==> flow/design.v <==
`timescale 1ns / 1ps
module atomik_delta_acc #(
    parameter DELTA_WIDTH = 64       
)(
    input  wire                     clk,             
    input  wire                     rst_n,           
    input  wire [DELTA_WIDTH-1:0]   delta_in,        
    input  wire                     delta_valid,     
    input  wire [DELTA_WIDTH-1:0]   initial_state_in,    
    input  wire                     load_initial,        
    output wire [DELTA_WIDTH-1:0]   initial_state_out,       
    output wire [DELTA_WIDTH-1:0]   delta_accumulator_out,   
    output wire                     accumulator_zero     
);
    reg [DELTA_WIDTH-1:0] initial_state;
    reg [DELTA_WIDTH-1:0] delta_accumulator;
    always @(posedge clk or negedge rst_n) begin
        if (!rst_n) begin
            initial_state     <= {DELTA_WIDTH{1'b0}};
            delta_accumulator <= {DELTA_WIDTH{1'b0}};
        end
        else begin
            if (load_initial) begin
                initial_state     <= initial_state_in;
                delta_accumulator <= {DELTA_WIDTH{1'b0}};   
            end
            if (delta_valid) begin
                delta_accumulator <= delta_accumulator ^ delta_in;
            end
        end
    end
    assign initial_state_out     = initial_state;
    assign delta_accumulator_out = delta_accumulator;
    assign accumulator_zero = ~(|delta_accumulator);
endmodule
`timescale 1ns / 1ps
module atomik_parallel_acc #(
    parameter DELTA_WIDTH = 64,      
    parameter N_BANKS     = 4,       
    parameter BANK_SEL_W  = (N_BANKS > 1) ? $clog2(N_BANKS) : 1   
)(
    input  wire                              clk,
    input  wire                              rst_n,
    input  wire [DELTA_WIDTH-1:0]            delta_in,
    input  wire                              delta_valid,
    input  wire [N_BANKS*DELTA_WIDTH-1:0]    delta_parallel_in,
    input  wire [N_BANKS-1:0]                delta_parallel_valid,
    input  wire                              parallel_mode,
    input  wire [DELTA_WIDTH-1:0]            initial_state_in,
    input  wire                              load_initial,
    output wire [DELTA_WIDTH-1:0]            current_state,
    output wire [DELTA_WIDTH-1:0]            merged_accumulator,
    output wire                              accumulator_zero,
    output wire [BANK_SEL_W-1:0]             current_bank,
    output wire [N_BANKS-1:0]                bank_active
);
    reg [DELTA_WIDTH-1:0] initial_state  ;
    reg [BANK_SEL_W-1:0] bank_sel;
    always @(posedge clk or negedge rst_n) begin
        if (!rst_n) begin
            initial_state <= {DELTA_WIDTH{1'b0}};
        end
        else if (load_initial) begin
            initial_state <= initial_state_in;
        end
    end
    always @(posedge clk or negedge rst_n) begin
        if (!rst_n) begin
            bank_sel <= {BANK_SEL_W{1'b0}};
        end
        else if (load_initial) begin
            bank_sel <= {BANK_SEL_W{1'b0}};
        end
        else if (!parallel_mode && delta_valid) begin
            if (bank_sel == N_BANKS - 1)
                bank_sel <= {BANK_SEL_W{1'b0}};
            else
                bank_sel <= bank_sel + 1'b1;
        end
    end
    wire [N_BANKS-1:0] bank_delta_valid;
    wire [DELTA_WIDTH-1:0] bank_delta_in [0:N_BANKS-1];
    genvar gi;
    generate
        for (gi = 0; gi < N_BANKS; gi = gi + 1) begin : bank_input_mux
            assign bank_delta_valid[gi] = parallel_mode
                ? delta_parallel_valid[gi]
                : (delta_valid && (bank_sel == gi));
            assign bank_delta_in[gi] = parallel_mode
                ? delta_parallel_in[(gi+1)*DELTA_WIDTH-1 -: DELTA_WIDTH]
                : delta_in;
        end
    endgenerate
    wire [DELTA_WIDTH-1:0] bank_acc [0:N_BANKS-1];
    generate
        for (gi = 0; gi < N_BANKS; gi = gi + 1) begin : banks
            atomik_delta_acc #(
                .DELTA_WIDTH(DELTA_WIDTH)
            ) u_bank (
                .clk                  (clk),
                .rst_n                (rst_n),
                .delta_in             (bank_delta_in[gi]),
                .delta_valid          (bank_delta_valid[gi]),
                .initial_state_in     ({DELTA_WIDTH{1'b0}}),
                .load_initial         (load_initial),
                .initial_state_out    (),   
                .delta_accumulator_out(bank_acc[gi]),
                .accumulator_zero     ()    
            );
        end
    endgenerate
    wire [DELTA_WIDTH-1:0] merge_node [0:2*N_BANKS-2];
    generate
        for (gi = 0; gi < N_BANKS; gi = gi + 1) begin : merge_leaf
            assign merge_node[gi] = bank_acc[gi];
        end
        for (gi = 0; gi < N_BANKS - 1; gi = gi + 1) begin : merge_inner
            assign merge_node[N_BANKS + gi] = merge_node[2*gi] ^ merge_node[2*gi + 1];
        end
    endgenerate
    wire [DELTA_WIDTH-1:0] merged_acc_comb  ;
    assign merged_acc_comb = merge_node[2*N_BANKS - 2];
    wire [DELTA_WIDTH-1:0] state_recon  ;
    assign state_recon        = initial_state ^ merged_acc_comb;
    assign current_state      = state_recon;
    assign merged_accumulator = merged_acc_comb;
    assign accumulator_zero   = ~(|merged_acc_comb);
    assign current_bank = bank_sel;
    assign bank_active  = bank_delta_valid;
endmodule
module atomik_top_parallel #(
    parameter integer SYS_CLK_HZ = 94_500_000,
    parameter integer BAUD_RATE  = 115200,
    parameter integer N_BANKS    = 4
)(
    input  wire       sys_clk,
    input  wire       sys_rst_n,
    input  wire       uart_rx,
    output wire       uart_tx,
    output wire [5:0] led
);
    wire clk_int;
    wire pll_lock;
    assign clk_int  = sys_clk;
    assign pll_lock = 1'b1;
    reg [15:0] por_cnt;
    always @(posedge sys_clk or negedge sys_rst_n) begin
        if (!sys_rst_n)
            por_cnt <= 16'd0;
        else if (por_cnt != 16'hFFFF)
            por_cnt <= por_cnt + 16'd1;
    end
    wire por_done = (por_cnt == 16'hFFFF);
    reg [2:0] rst_sync;
    always @(posedge clk_int or negedge sys_rst_n) begin
        if (!sys_rst_n)
            rst_sync <= 3'b000;
        else
            rst_sync <= {rst_sync[1:0], (por_done & pll_lock)};
    end
    wire internal_rst_n = rst_sync[2];
    reg [23:0] heartbeat_cnt;
    always @(posedge clk_int or negedge internal_rst_n) begin
        if (!internal_rst_n)
            heartbeat_cnt <= 24'd0;
        else
            heartbeat_cnt <= heartbeat_cnt + 24'd1;
    end
    localparam integer BAUD_DIV = SYS_CLK_HZ / BAUD_RATE;
    localparam integer HALF_BIT = BAUD_DIV / 2;
    reg [15:0] rx_baud_cnt;
    reg [3:0]  rx_bit_cnt;
    reg [7:0]  rx_shift;
    reg [7:0]  rx_data;
    reg        rx_valid;
    reg [1:0]  rx_state;
    reg [2:0]  rx_sync;
    wire rx_pin = rx_sync[2];
    always @(posedge clk_int or negedge internal_rst_n) begin
        if (!internal_rst_n)
            rx_sync <= 3'b111;
        else
            rx_sync <= {rx_sync[1:0], uart_rx};
    end
    localparam RX_IDLE  = 2'd0;
    localparam RX_START = 2'd1;
    localparam RX_DATA  = 2'd2;
    localparam RX_STOP  = 2'd3;
    always @(posedge clk_int or negedge internal_rst_n) begin
        if (!internal_rst_n) begin
            rx_state    <= RX_IDLE;
            rx_baud_cnt <= 16'd0;
            rx_bit_cnt  <= 4'd0;
            rx_shift    <= 8'd0;
            rx_data     <= 8'd0;
            rx_valid    <= 1'b0;
        end else begin
            rx_valid <= 1'b0;
            case (rx_state)
                RX_IDLE: begin
                    if (!rx_pin) begin
                        rx_state    <= RX_START;
                        rx_baud_cnt <= 16'd0;
                    end
                end
                RX_START: begin
                    if (rx_baud_cnt == HALF_BIT[15:0]) begin
                        if (!rx_pin) begin
                            rx_state    <= RX_DATA;
                            rx_baud_cnt <= 16'd0;
                            rx_bit_cnt  <= 4'd0;
                        end else begin
                            rx_state <= RX_IDLE;
                        end
                    end else begin
                        rx_baud_cnt <= rx_baud_cnt + 16'd1;
                    end
                end
                RX_DATA: begin
                    if (rx_baud_cnt == BAUD_DIV[15:0] - 1) begin
                        rx_baud_cnt <= 16'd0;
                        rx_shift    <= {rx_pin, rx_shift[7:1]};
                        if (rx_bit_cnt == 4'd7)
                            rx_state <= RX_STOP;
                        else
                            rx_bit_cnt <= rx_bit_cnt + 4'd1;
                    end else begin
                        rx_baud_cnt <= rx_baud_cnt + 16'd1;
                    end
                end
                RX_STOP: begin
                    if (rx_baud_cnt == BAUD_DIV[15:0] - 1) begin
                        rx_data  <= rx_shift;
                        rx_valid <= 1'b1;
                        rx_state <= RX_IDLE;
                    end else begin
                        rx_baud_cnt <= rx_baud_cnt + 16'd1;
                    end
                end
            endcase
        end
    end
    reg [15:0] tx_baud_cnt;
    reg [3:0]  tx_bit_cnt;
    reg [7:0]  tx_shift;
    reg        tx_busy;
    reg        tx_out;
    reg        tx_start;
    reg [7:0]  tx_data;
    assign uart_tx = tx_out;
    always @(posedge clk_int or negedge internal_rst_n) begin
        if (!internal_rst_n) begin
            tx_baud_cnt <= 16'd0;
            tx_bit_cnt  <= 4'd0;
            tx_shift    <= 8'hFF;
            tx_busy     <= 1'b0;
            tx_out      <= 1'b1;
        end else begin
            if (!tx_busy && tx_start) begin
                tx_shift    <= tx_data;
                tx_busy     <= 1'b1;
                tx_bit_cnt  <= 4'd0;
                tx_baud_cnt <= 16'd0;
                tx_out      <= 1'b0;
            end else if (tx_busy) begin
                if (tx_baud_cnt == BAUD_DIV[15:0] - 1) begin
                    tx_baud_cnt <= 16'd0;
                    tx_bit_cnt  <= tx_bit_cnt + 4'd1;
                    case (tx_bit_cnt)
                        4'd0, 4'd1, 4'd2, 4'd3, 4'd4, 4'd5, 4'd6, 4'd7: begin
                            tx_out   <= tx_shift[0];
                            tx_shift <= {1'b1, tx_shift[7:1]};
                        end
                        4'd8: tx_out <= 1'b1;
                        4'd9: begin
                            tx_busy <= 1'b0;
                            tx_out  <= 1'b1;
                        end
                        default: begin
                            tx_busy <= 1'b0;
                            tx_out  <= 1'b1;
                        end
                    endcase
                end else begin
                    tx_baud_cnt <= tx_baud_cnt + 16'd1;
                end
            end
        end
    end
    reg         par_delta_valid;
    reg  [63:0] par_delta_in;
    reg         par_load_initial;
    reg  [63:0] par_initial_state_in;
    wire [63:0] par_current_state;
    wire [63:0] par_merged_acc;
    wire        par_acc_zero;
    atomik_parallel_acc #(
        .DELTA_WIDTH (64),
        .N_BANKS     (N_BANKS)
    ) u_parallel_acc (
        .clk                  (clk_int),
        .rst_n                (internal_rst_n),
        .delta_in             (par_delta_in),
        .delta_valid          (par_delta_valid),
        .delta_parallel_in    ({N_BANKS*64{1'b0}}),
        .delta_parallel_valid ({N_BANKS{1'b0}}),
        .parallel_mode        (1'b0),    
        .initial_state_in     (par_initial_state_in),
        .load_initial         (par_load_initial),
        .current_state        (par_current_state),
        .merged_accumulator   (par_merged_acc),
        .accumulator_zero     (par_acc_zero),
        .current_bank         (),
        .bank_active          ()
    );
    localparam CMD_IDLE      = 4'd0;
    localparam CMD_LOAD      = 4'd1;
    localparam CMD_ACCUM     = 4'd2;
    localparam CMD_READ      = 4'd3;
    localparam CMD_READ_WAIT = 4'd4;
    localparam CMD_STATUS    = 4'd5;
    localparam CMD_TX_START  = 4'd7;
    localparam CMD_TX_WAIT   = 4'd8;
    localparam CMD_TX_DONE   = 4'd9;
    reg [3:0]  cmd_state;
    reg [3:0]  byte_cnt;
    reg [63:0] cmd_buffer;
    reg [63:0] tx_buffer;
    reg [3:0]  tx_byte_cnt;
    reg [3:0]  tx_bytes_total;
    reg        cmd_active;
    always @(posedge clk_int or negedge internal_rst_n) begin
        if (!internal_rst_n) begin
            cmd_state            <= CMD_IDLE;
            byte_cnt             <= 4'd0;
            cmd_buffer           <= 64'd0;
            tx_buffer            <= 64'd0;
            tx_byte_cnt          <= 4'd0;
            tx_bytes_total       <= 4'd0;
            tx_start             <= 1'b0;
            tx_data              <= 8'd0;
            cmd_active           <= 1'b0;
            par_delta_valid      <= 1'b0;
            par_delta_in         <= 64'd0;
            par_load_initial     <= 1'b0;
            par_initial_state_in <= 64'd0;
        end else begin
            tx_start         <= 1'b0;
            par_delta_valid  <= 1'b0;
            par_load_initial <= 1'b0;
            case (cmd_state)
                CMD_IDLE: begin
                    cmd_active <= 1'b0;
                    if (rx_valid) begin
                        case (rx_data)
                            8'h4C: begin   
                                cmd_state  <= CMD_LOAD;
                                byte_cnt   <= 4'd0;
                                cmd_buffer <= 64'd0;
                                cmd_active <= 1'b1;
                            end
                            8'h41: begin   
                                cmd_state  <= CMD_ACCUM;
                                byte_cnt   <= 4'd0;
                                cmd_buffer <= 64'd0;
                                cmd_active <= 1'b1;
                            end
                            8'h52: begin   
                                cmd_state  <= CMD_READ;
                                cmd_active <= 1'b1;
                            end
                            8'h53: begin   
                                cmd_state  <= CMD_STATUS;
                                cmd_active <= 1'b1;
                            end
                            default: ;
                        endcase
                    end
                end
                CMD_LOAD: begin
                    if (rx_valid) begin
                        cmd_buffer <= {cmd_buffer[55:0], rx_data};
                        if (byte_cnt == 4'd7) begin
                            par_initial_state_in <= {cmd_buffer[55:0], rx_data};
                            par_load_initial     <= 1'b1;
                            cmd_state            <= CMD_IDLE;
                            cmd_active           <= 1'b0;
                        end else begin
                            byte_cnt <= byte_cnt + 4'd1;
                        end
                    end
                end
                CMD_ACCUM: begin
                    if (rx_valid) begin
                        cmd_buffer <= {cmd_buffer[55:0], rx_data};
                        if (byte_cnt == 4'd7) begin
                            par_delta_in    <= {cmd_buffer[55:0], rx_data};
                            par_delta_valid <= 1'b1;
                            cmd_state       <= CMD_IDLE;
                            cmd_active      <= 1'b0;
                        end else begin
                            byte_cnt <= byte_cnt + 4'd1;
                        end
                    end
                end
                CMD_READ: begin
                    cmd_state <= CMD_READ_WAIT;
                end
                CMD_READ_WAIT: begin
                    tx_buffer      <= par_current_state;
                    tx_byte_cnt    <= 4'd0;
                    tx_bytes_total <= 4'd8;
                    cmd_state      <= CMD_TX_START;
                end
                CMD_STATUS: begin
                    tx_buffer      <= {par_acc_zero, 63'd0};
                    tx_byte_cnt    <= 4'd0;
                    tx_bytes_total <= 4'd1;
                    cmd_state      <= CMD_TX_START;
                end
                CMD_TX_START: begin
                    if (tx_byte_cnt < tx_bytes_total) begin
                        tx_data     <= tx_buffer[63:56];
                        tx_buffer   <= {tx_buffer[55:0], 8'd0};
                        tx_start    <= 1'b1;
                        tx_byte_cnt <= tx_byte_cnt + 4'd1;
                        cmd_state   <= CMD_TX_WAIT;
                    end else begin
                        cmd_state <= CMD_IDLE;
                    end
                end
                CMD_TX_WAIT: begin
                    if (tx_busy)
                        cmd_state <= CMD_TX_DONE;
                end
                CMD_TX_DONE: begin
                    if (!tx_busy) begin
                        if (tx_byte_cnt < tx_bytes_total)
                            cmd_state <= CMD_TX_START;
                        else
                            cmd_state <= CMD_IDLE;
                    end
                end
                default: cmd_state <= CMD_IDLE;
            endcase
        end
    end
    reg [19:0] rx_activity;
    always @(posedge clk_int or negedge internal_rst_n) begin
        if (!internal_rst_n)
            rx_activity <= 20'd0;
        else if (rx_valid)
            rx_activity <= 20'hFFFFF;
        else if (rx_activity != 20'd0)
            rx_activity <= rx_activity - 20'd1;
    end
    assign led[5] = ~pll_lock;
    assign led[4] = ~heartbeat_cnt[23];
    assign led[3] = ~cmd_active;
    assign led[2] = ~par_acc_zero;
    assign led[1] = ~tx_busy;
    assign led[0] = ~(rx_activity != 20'd0);
endmodule
Subject: tool reports on atomik_top_parallel

Hi,

---- Tool chain data of atomik_top_parallel ----
Module atomik_top_parallel before and after one edit of its RTL, step after step.
"unedited" refers to lines of the RTL above, "edited" to lines of the edited file.
"difference": "edited" minus "unedited" as printed here. "relative change": 100 x difference / "unedited".
The mark -- stands for no value.
design
  top ..................................... atomik_top_parallel
  clock ................................... sys_clk
  cell library ............................ sky130hd
  timing corner ........................... tt_025C_1v80

---- The edit ----
The edit as a unified diff against the file above.
A script made this edit. It changes what the design does and was not meant as an optimisation.
begin of diff
@@ -172,5 +172,5 @@
     reg [3:0]  rx_bit_cnt;
     reg [7:0]  rx_shift;
-    reg [7:0]  rx_data;
+    reg [9:0]  rx_data;
     reg        rx_valid;
     reg [1:0]  rx_state;
end of diff

---- Elaborated design ----
Yosys after proc, flatten, opt, wreduce and memory -nomap, before mapping. Print and check cells are not counted.
bit counts
  what                 unedited  edited  difference  relative change (%)
  bits in registers    733       725     -8          -1.09
  bits of input ports  3         3       0           0.00
  elaborated cells     239       239     0           0.00
operators by class
  what                   unedited  edited  difference  relative change (%)
  add/sub/neg operators  10        10      0           0.00
  order comparisons      1         1       0           0.00
  eq/ne operators        50        50      0           0.00
  mux-type cells         81        81      0           0.00
  bitwise operators      13        13      0           0.00
  reduce/logical cells   49        49      0           0.00
operator list
  operator                           unedited  edited  difference  relative change (%)
  56-bit two-way mux                 3         0       -3          -100.00
  54-bit two-way mux                 0         3       +3          --
  56-bit case mux with 2-bit select  1         0       -1          -100.00
  54-bit case mux with 2-bit select  0         1       +1          --
Unchanged operator kinds not shown: 55.

---- Depth ----
Longest topological path by Yosys (ltp), each cell counted once; first at word level (registers and memories cut), then after technology mapping (sequential cells cut; the memories' decode and read muxes count).
logic depth
  what                          unedited  edited  difference  relative change (%)
  depth in word-level cells     6         6       0           0.00
  ABC_AREA                      0         0       --          --
  mapped depth                  10        10      0           0.00
  depth with buffers taken out  8         9       +1          +12.50

---- Netlist ----
Source: synth_stat.txt of the flow (Yosys; design flattened, memories mapped). It holds for the ABC_AREA given above (unset counts as 0); a run with the other value may have another netlist.
cells by type
  cell                       unedited  edited  difference  relative change (%)
  sky130_fd_sc_hd__o21ai_0   648       507     -141        -21.76
  sky130_fd_sc_hd__nand2_1   776       652     -124        -15.98
  sky130_fd_sc_hd__dfrtp_1   724       628     -96         -13.26
  sky130_fd_sc_hd__xnor2_1   276       184     -92         -33.33
  sky130_fd_sc_hd__xor2_1    33        74      +41         +124.24
  sky130_fd_sc_hd__clkbuf_1  164       138     -26         -15.85
  sky130_fd_sc_hd__mux2_2    202       179     -23         -11.39
  sky130_fd_sc_hd__nand4_1   31        16      -15         -48.39
  sky130_fd_sc_hd__nand3_1   30        45      +15         +50.00
  sky130_fd_sc_hd__nor2_1    152       138     -14         -9.21
  sky130_fd_sc_hd__nor4_1    9         21      +12         +133.33
  sky130_fd_sc_hd__buf_1     61        50      -11         -18.03
  sky130_fd_sc_hd__a22o_1    4         15      +11         +275.00
  sky130_fd_sc_hd__a221oi_1  39        30      -9          -23.08
  sky130_fd_sc_hd__and4_1    3         11      +8          +266.67
  sky130_fd_sc_hd__inv_1     36        31      -5          -13.89
  sky130_fd_sc_hd__and2_1    12        7       -5          -41.67
  sky130_fd_sc_hd__o21a_1    2         7       +5          +250.00
Unchanged cell types not shown: 13.
Not every row of either side is listed.
mapped netlist
  what                   unedited   edited     difference  relative change (%)
  cell count             3,468      2,984      -484        -13.96
  mapped area (mm2)      0.0339676  0.0294445  -0.0045231  -13.32
  sequential area (mm2)  0.0184852  0.0160829  -0.0024023  -13.00
  mapped flip-flops      738        642        -96         -13.01
  buffer cells           240        195        -45         -18.75
The figures by module come from a second, unflattened synthesis with its own total; it is not the netlist above.
unflattened totals
  what                                           unedited   edited     difference  relative change (%)
  cell total of the unflattened synthesis        4,664      4,574      -90         -1.93
  area total of the unflattened synthesis (mm2)  0.0480486  0.0467123  -0.0013363  -2.78
Rows give one instance, submodules left out.
modules, unedited
  module                              times used  cells  area (mm2)  seq. area (mm2)
  atomik_delta_acc #(DELTA_WIDTH=64)  4           496    0.005718    0.0032031
  atomik_top_parallel                 1           1,582  0.0175856   0.0104275
  atomik_parallel_acc                 1           1,098  0.007591    0.0016516
modules, edited
  module                              times used  cells  area (mm2)  seq. area (mm2)
  atomik_delta_acc #(DELTA_WIDTH=64)  4           496    0.005718    0.0032031
  atomik_top_parallel                 1           1,492  0.0162493   0.0095266
  atomik_parallel_acc                 1           1,098  0.007591    0.0016516

---- Path before layout ----
OpenSTA on the mapped netlist: ideal clock, no wires. The path of least setup slack (recovery checks aside). Input and output delay are each 20% of the period. Register names are those of the netlist, which keeps one name where synthesis merged equal registers.
path post-synthesis
  what                               unedited                  edited                                                         difference  relative change (%)
  kind                               register -> output        register -> output                                             --          --
  start                              register rx_activity[10]  register u_parallel_acc.banks[3].u_bank.delta_accumulator[27]  --          --
  end                                output led[0]             output led[2]                                                  --          --
  period (ps)                        10,000                    10,000                                                         0           0.00
  launch time at the first pin (ps)  0                         0                                                              0           --
  arrival (ps)                       1,723                     2,163                                                          +440        +25.54
  setup slack (ps)                   6,277                     5,837                                                          -440        --
  path delay (ps)                    1,723                     2,163                                                          +440        +25.54
  stages                             5                         6                                                              +1          +20.00
  buffers on the path                1                         0                                                              -1          -100.00
  synthesis period reached (ps)      3,723                     4,163                                                          +440        +11.82
"path delay" is the arrival time less input delay plus setup time.
At an output port there is no setup time.
"stages": output pins that drive a net of the path, with the launching flip-flop's if there is one; two outputs of one cell count as two.
"synthesis period reached" = period - worst setup slack (recovery checks aside). The figure is calculated, with input and output delays left at 20% of the set period.
The rows between start and end are the longest chain of elaborated cells between them; the timing report does not say that the signal goes this way. Where chains are equally long, one stands for them.
A line is the first line of the expression or statement that the cell stems from. Yosys adds cells for indexed reads and writes and turns some case tables into memories.
A register here has more assigning lines than the two given.
between the ends, post-synthesis, unedited
  cell sequence ........................... sky130_fd_sc_hd__dfrtp_1 sky130_fd_sc_hd__or4_1 sky130_fd_sc_hd__nor4_4 sky130_fd_sc_hd__and2_1 sky130_fd_sc_hd__clkbuf_1
  length of the longest elaborated chain .. 2
RTL lines, path post-synthesis, unedited
  what                 RTL line  RTL
  start, declared      448       reg [19:0] rx_activity;
  start, assigned      451       rx_activity <= 20'd0;
  start, assigned      455       rx_activity <= rx_activity - 20'd1;
  20-bit nonzero test  462       assign led[0] = ~(rx_activity != 20'd0);
  1-bit inverter       462
  end, declared        140       output wire [5:0] led
between the ends, post-synthesis, edited
  cell sequence ........................... sky130_fd_sc_hd__dfrtp_1 sky130_fd_sc_hd__xor2_1 sky130_fd_sc_hd__xnor2_1 sky130_fd_sc_hd__or4_1 sky130_fd_sc_hd__or4_1 sky130_fd_sc_hd__or4_1
  length of the longest elaborated chain .. 3
RTL lines, path post-synthesis, edited
  what                     RTL line  RTL
  start, declared          16        reg [DELTA_WIDTH-1:0] delta_accumulator;
  start, assigned          20        delta_accumulator <= {DELTA_WIDTH{1'b0}};
  start, assigned          28        delta_accumulator <= delta_accumulator ^ delta_in;
  64-bit XOR (2 in a row)  118       assign merge_node[N_BANKS + gi] = merge_node[2*gi] ^ merge_node[2*gi + 1];
  64-bit OR reduction      127       assign accumulator_zero   = ~(|merged_acc_comb);
  end, declared            140       output wire [5:0] led

---- Worst path after layout ----
Path of least setup slack in the final report of the runs of pair 1 (OpenROAD, finished layout, wires in). Where an end is a register, its clock arrival counts in the times.
The report prints the path's times to 10 ps; the period is as set.
path post-layout
  what                               unedited                                                       edited                                                         difference  relative change (%)
  kind                               register -> output                                             register -> output                                             --          --
  start                              register u_parallel_acc.banks[2].u_bank.delta_accumulator[33]  register u_parallel_acc.banks[3].u_bank.delta_accumulator[17]  --          --
  end                                output led[2]                                                  output led[2]                                                  --          --
  period (ps)                        5,710                                                          5,710                                                          0           0.00
  launch time at the first pin (ps)  620                                                            600                                                            -20         -3.23
  arrival (ps)                       3,600                                                          3,640                                                          +40         +1.11
  setup slack (ps)                   970                                                            930                                                            -40         --
  stages                             7                                                              7                                                              0           0.00
  buffers on the path                1                                                              1                                                              0           0.00
The rows between start and end are the longest chain of elaborated cells between them; the timing report does not say that the signal goes this way. Where chains are equally long, one stands for them.
A register here has more assigning lines than the two given.
between the ends, post-layout, unedited
  cell sequence ........................... sky130_fd_sc_hd__dfrtp_1 sky130_fd_sc_hd__xnor2_1 sky130_fd_sc_hd__xnor2_1 sky130_fd_sc_hd__nand4_1 sky130_fd_sc_hd__nor4_1 sky130_fd_sc_hd__nand4_1 sky130_fd_sc_hd__clkdlybuf4s50_1
  length of the longest elaborated chain .. 3
RTL lines, path post-layout, unedited
  what                     RTL line  RTL
  start, declared          16        reg [DELTA_WIDTH-1:0] delta_accumulator;
  start, assigned          20        delta_accumulator <= {DELTA_WIDTH{1'b0}};
  start, assigned          28        delta_accumulator <= delta_accumulator ^ delta_in;
  64-bit XOR (2 in a row)  118       assign merge_node[N_BANKS + gi] = merge_node[2*gi] ^ merge_node[2*gi + 1];
  64-bit OR reduction      127       assign accumulator_zero   = ~(|merged_acc_comb);
  end, declared            140       output wire [5:0] led
between the ends, post-layout, edited
  cell sequence ........................... sky130_fd_sc_hd__dfrtp_1 sky130_fd_sc_hd__xor2_1 sky130_fd_sc_hd__xnor2_1 sky130_fd_sc_hd__or4_1 sky130_fd_sc_hd__or4_1 sky130_fd_sc_hd__or4_1 sky130_fd_sc_hd__clkdlybuf4s50_1
  length of the longest elaborated chain .. 3
RTL lines, path post-layout, edited
  what                     RTL line  RTL
  start, declared          16        reg [DELTA_WIDTH-1:0] delta_accumulator;
  start, assigned          20        delta_accumulator <= {DELTA_WIDTH{1'b0}};
  start, assigned          28        delta_accumulator <= delta_accumulator ^ delta_in;
  64-bit XOR (2 in a row)  118       assign merge_node[N_BANKS + gi] = merge_node[2*gi] ^ merge_node[2*gi + 1];
  64-bit OR reduction      127       assign accumulator_zero   = ~(|merged_acc_comb);
  end, declared            140       output wire [5:0] led

---- Flow runs ----
Runs of the flow (Yosys, OpenROAD) on both versions; the two runs of a pair have the same settings. The constraints put input and output delay at 20% of the set period each and load the outputs with 0.01 pF.
settings, pair 1
  CORE_UTILIZATION ........................ 40
  PLACE_DENSITY ........................... 0.6
  period_ns ............................... 5.71
  CAP_MARGIN .............................. 20
  CORE_MARGIN ............................. 2
  SLEW_MARGIN ............................. 20
measured results, pair 1
  what                                          unedited   edited     difference  relative change (%)
  synthesized cell area (mm2)                   0.0339676  0.0294445  -0.0045231  -13.32
  die footprint (mm2)                           0.0872671  0.0757983  -0.0114688  -13.14
  standard-cell area of the final layout (mm2)  0.0378738  0.0327564  -0.0051174  -13.51
  final design utilization (%)                  45.2       44.9       -0.3        --
  setup slack of the critical path (ps)         972        925        -47         --
  sum of negative setup slack (ps)              0          0          0           --
  post-route worst hold slack (ps)              345        346        +1          --
  total power after layout (µW)                 10,928     9,403      -1,525      -13.95
  period achieved (ps)                          4,738      4,785      +47         +0.99
settings, pair 2
  ABC_AREA ................................ 1
  CORE_MARGIN ............................. 2
  CORE_UTILIZATION ........................ 20
  CTS_CLUSTER_DIAMETER .................... 176
  GPL_TIMING_DRIVEN ....................... 1
  MAX_ROUTING_LAYER ....................... met5
  SETUP_SLACK_MARGIN ...................... 1.51
  SLEW_MARGIN ............................. 5
  TNS_END_PERCENT ......................... 40
  period_ns ............................... 5.67
  CAP_MARGIN .............................. 20
measured results, pair 2
  what                                          unedited   edited     difference  relative change (%)
  synthesized cell area (mm2)                   0.0365238  0.0315778  -0.0049460  -13.54
  die footprint (mm2)                           0.186054   0.161082   -0.024972   -13.42
  standard-cell area of the final layout (mm2)  0.0417     0.0365375  -0.0051625  -12.38
  final design utilization (%)                  23.0       23.3       +0.3        --
  setup slack of the critical path (ps)         1,983      1,847      -136        --
  sum of negative setup slack (ps)              0          0          0           --
  post-route worst hold slack (ps)              344        347        +3          --
  total power after layout (µW)                 10,292     9,494      -798        -7.75
  period achieved (ps)                          3,687      3,823      +136        +3.69
"period achieved": clock period set for the run, less the worst setup slack. It is reckoned from that one timing run; input and output delays stay at 20% of the period that was set.
"total power after layout" is the tool's figure for a default switching activity; nothing was simulated.

Regards
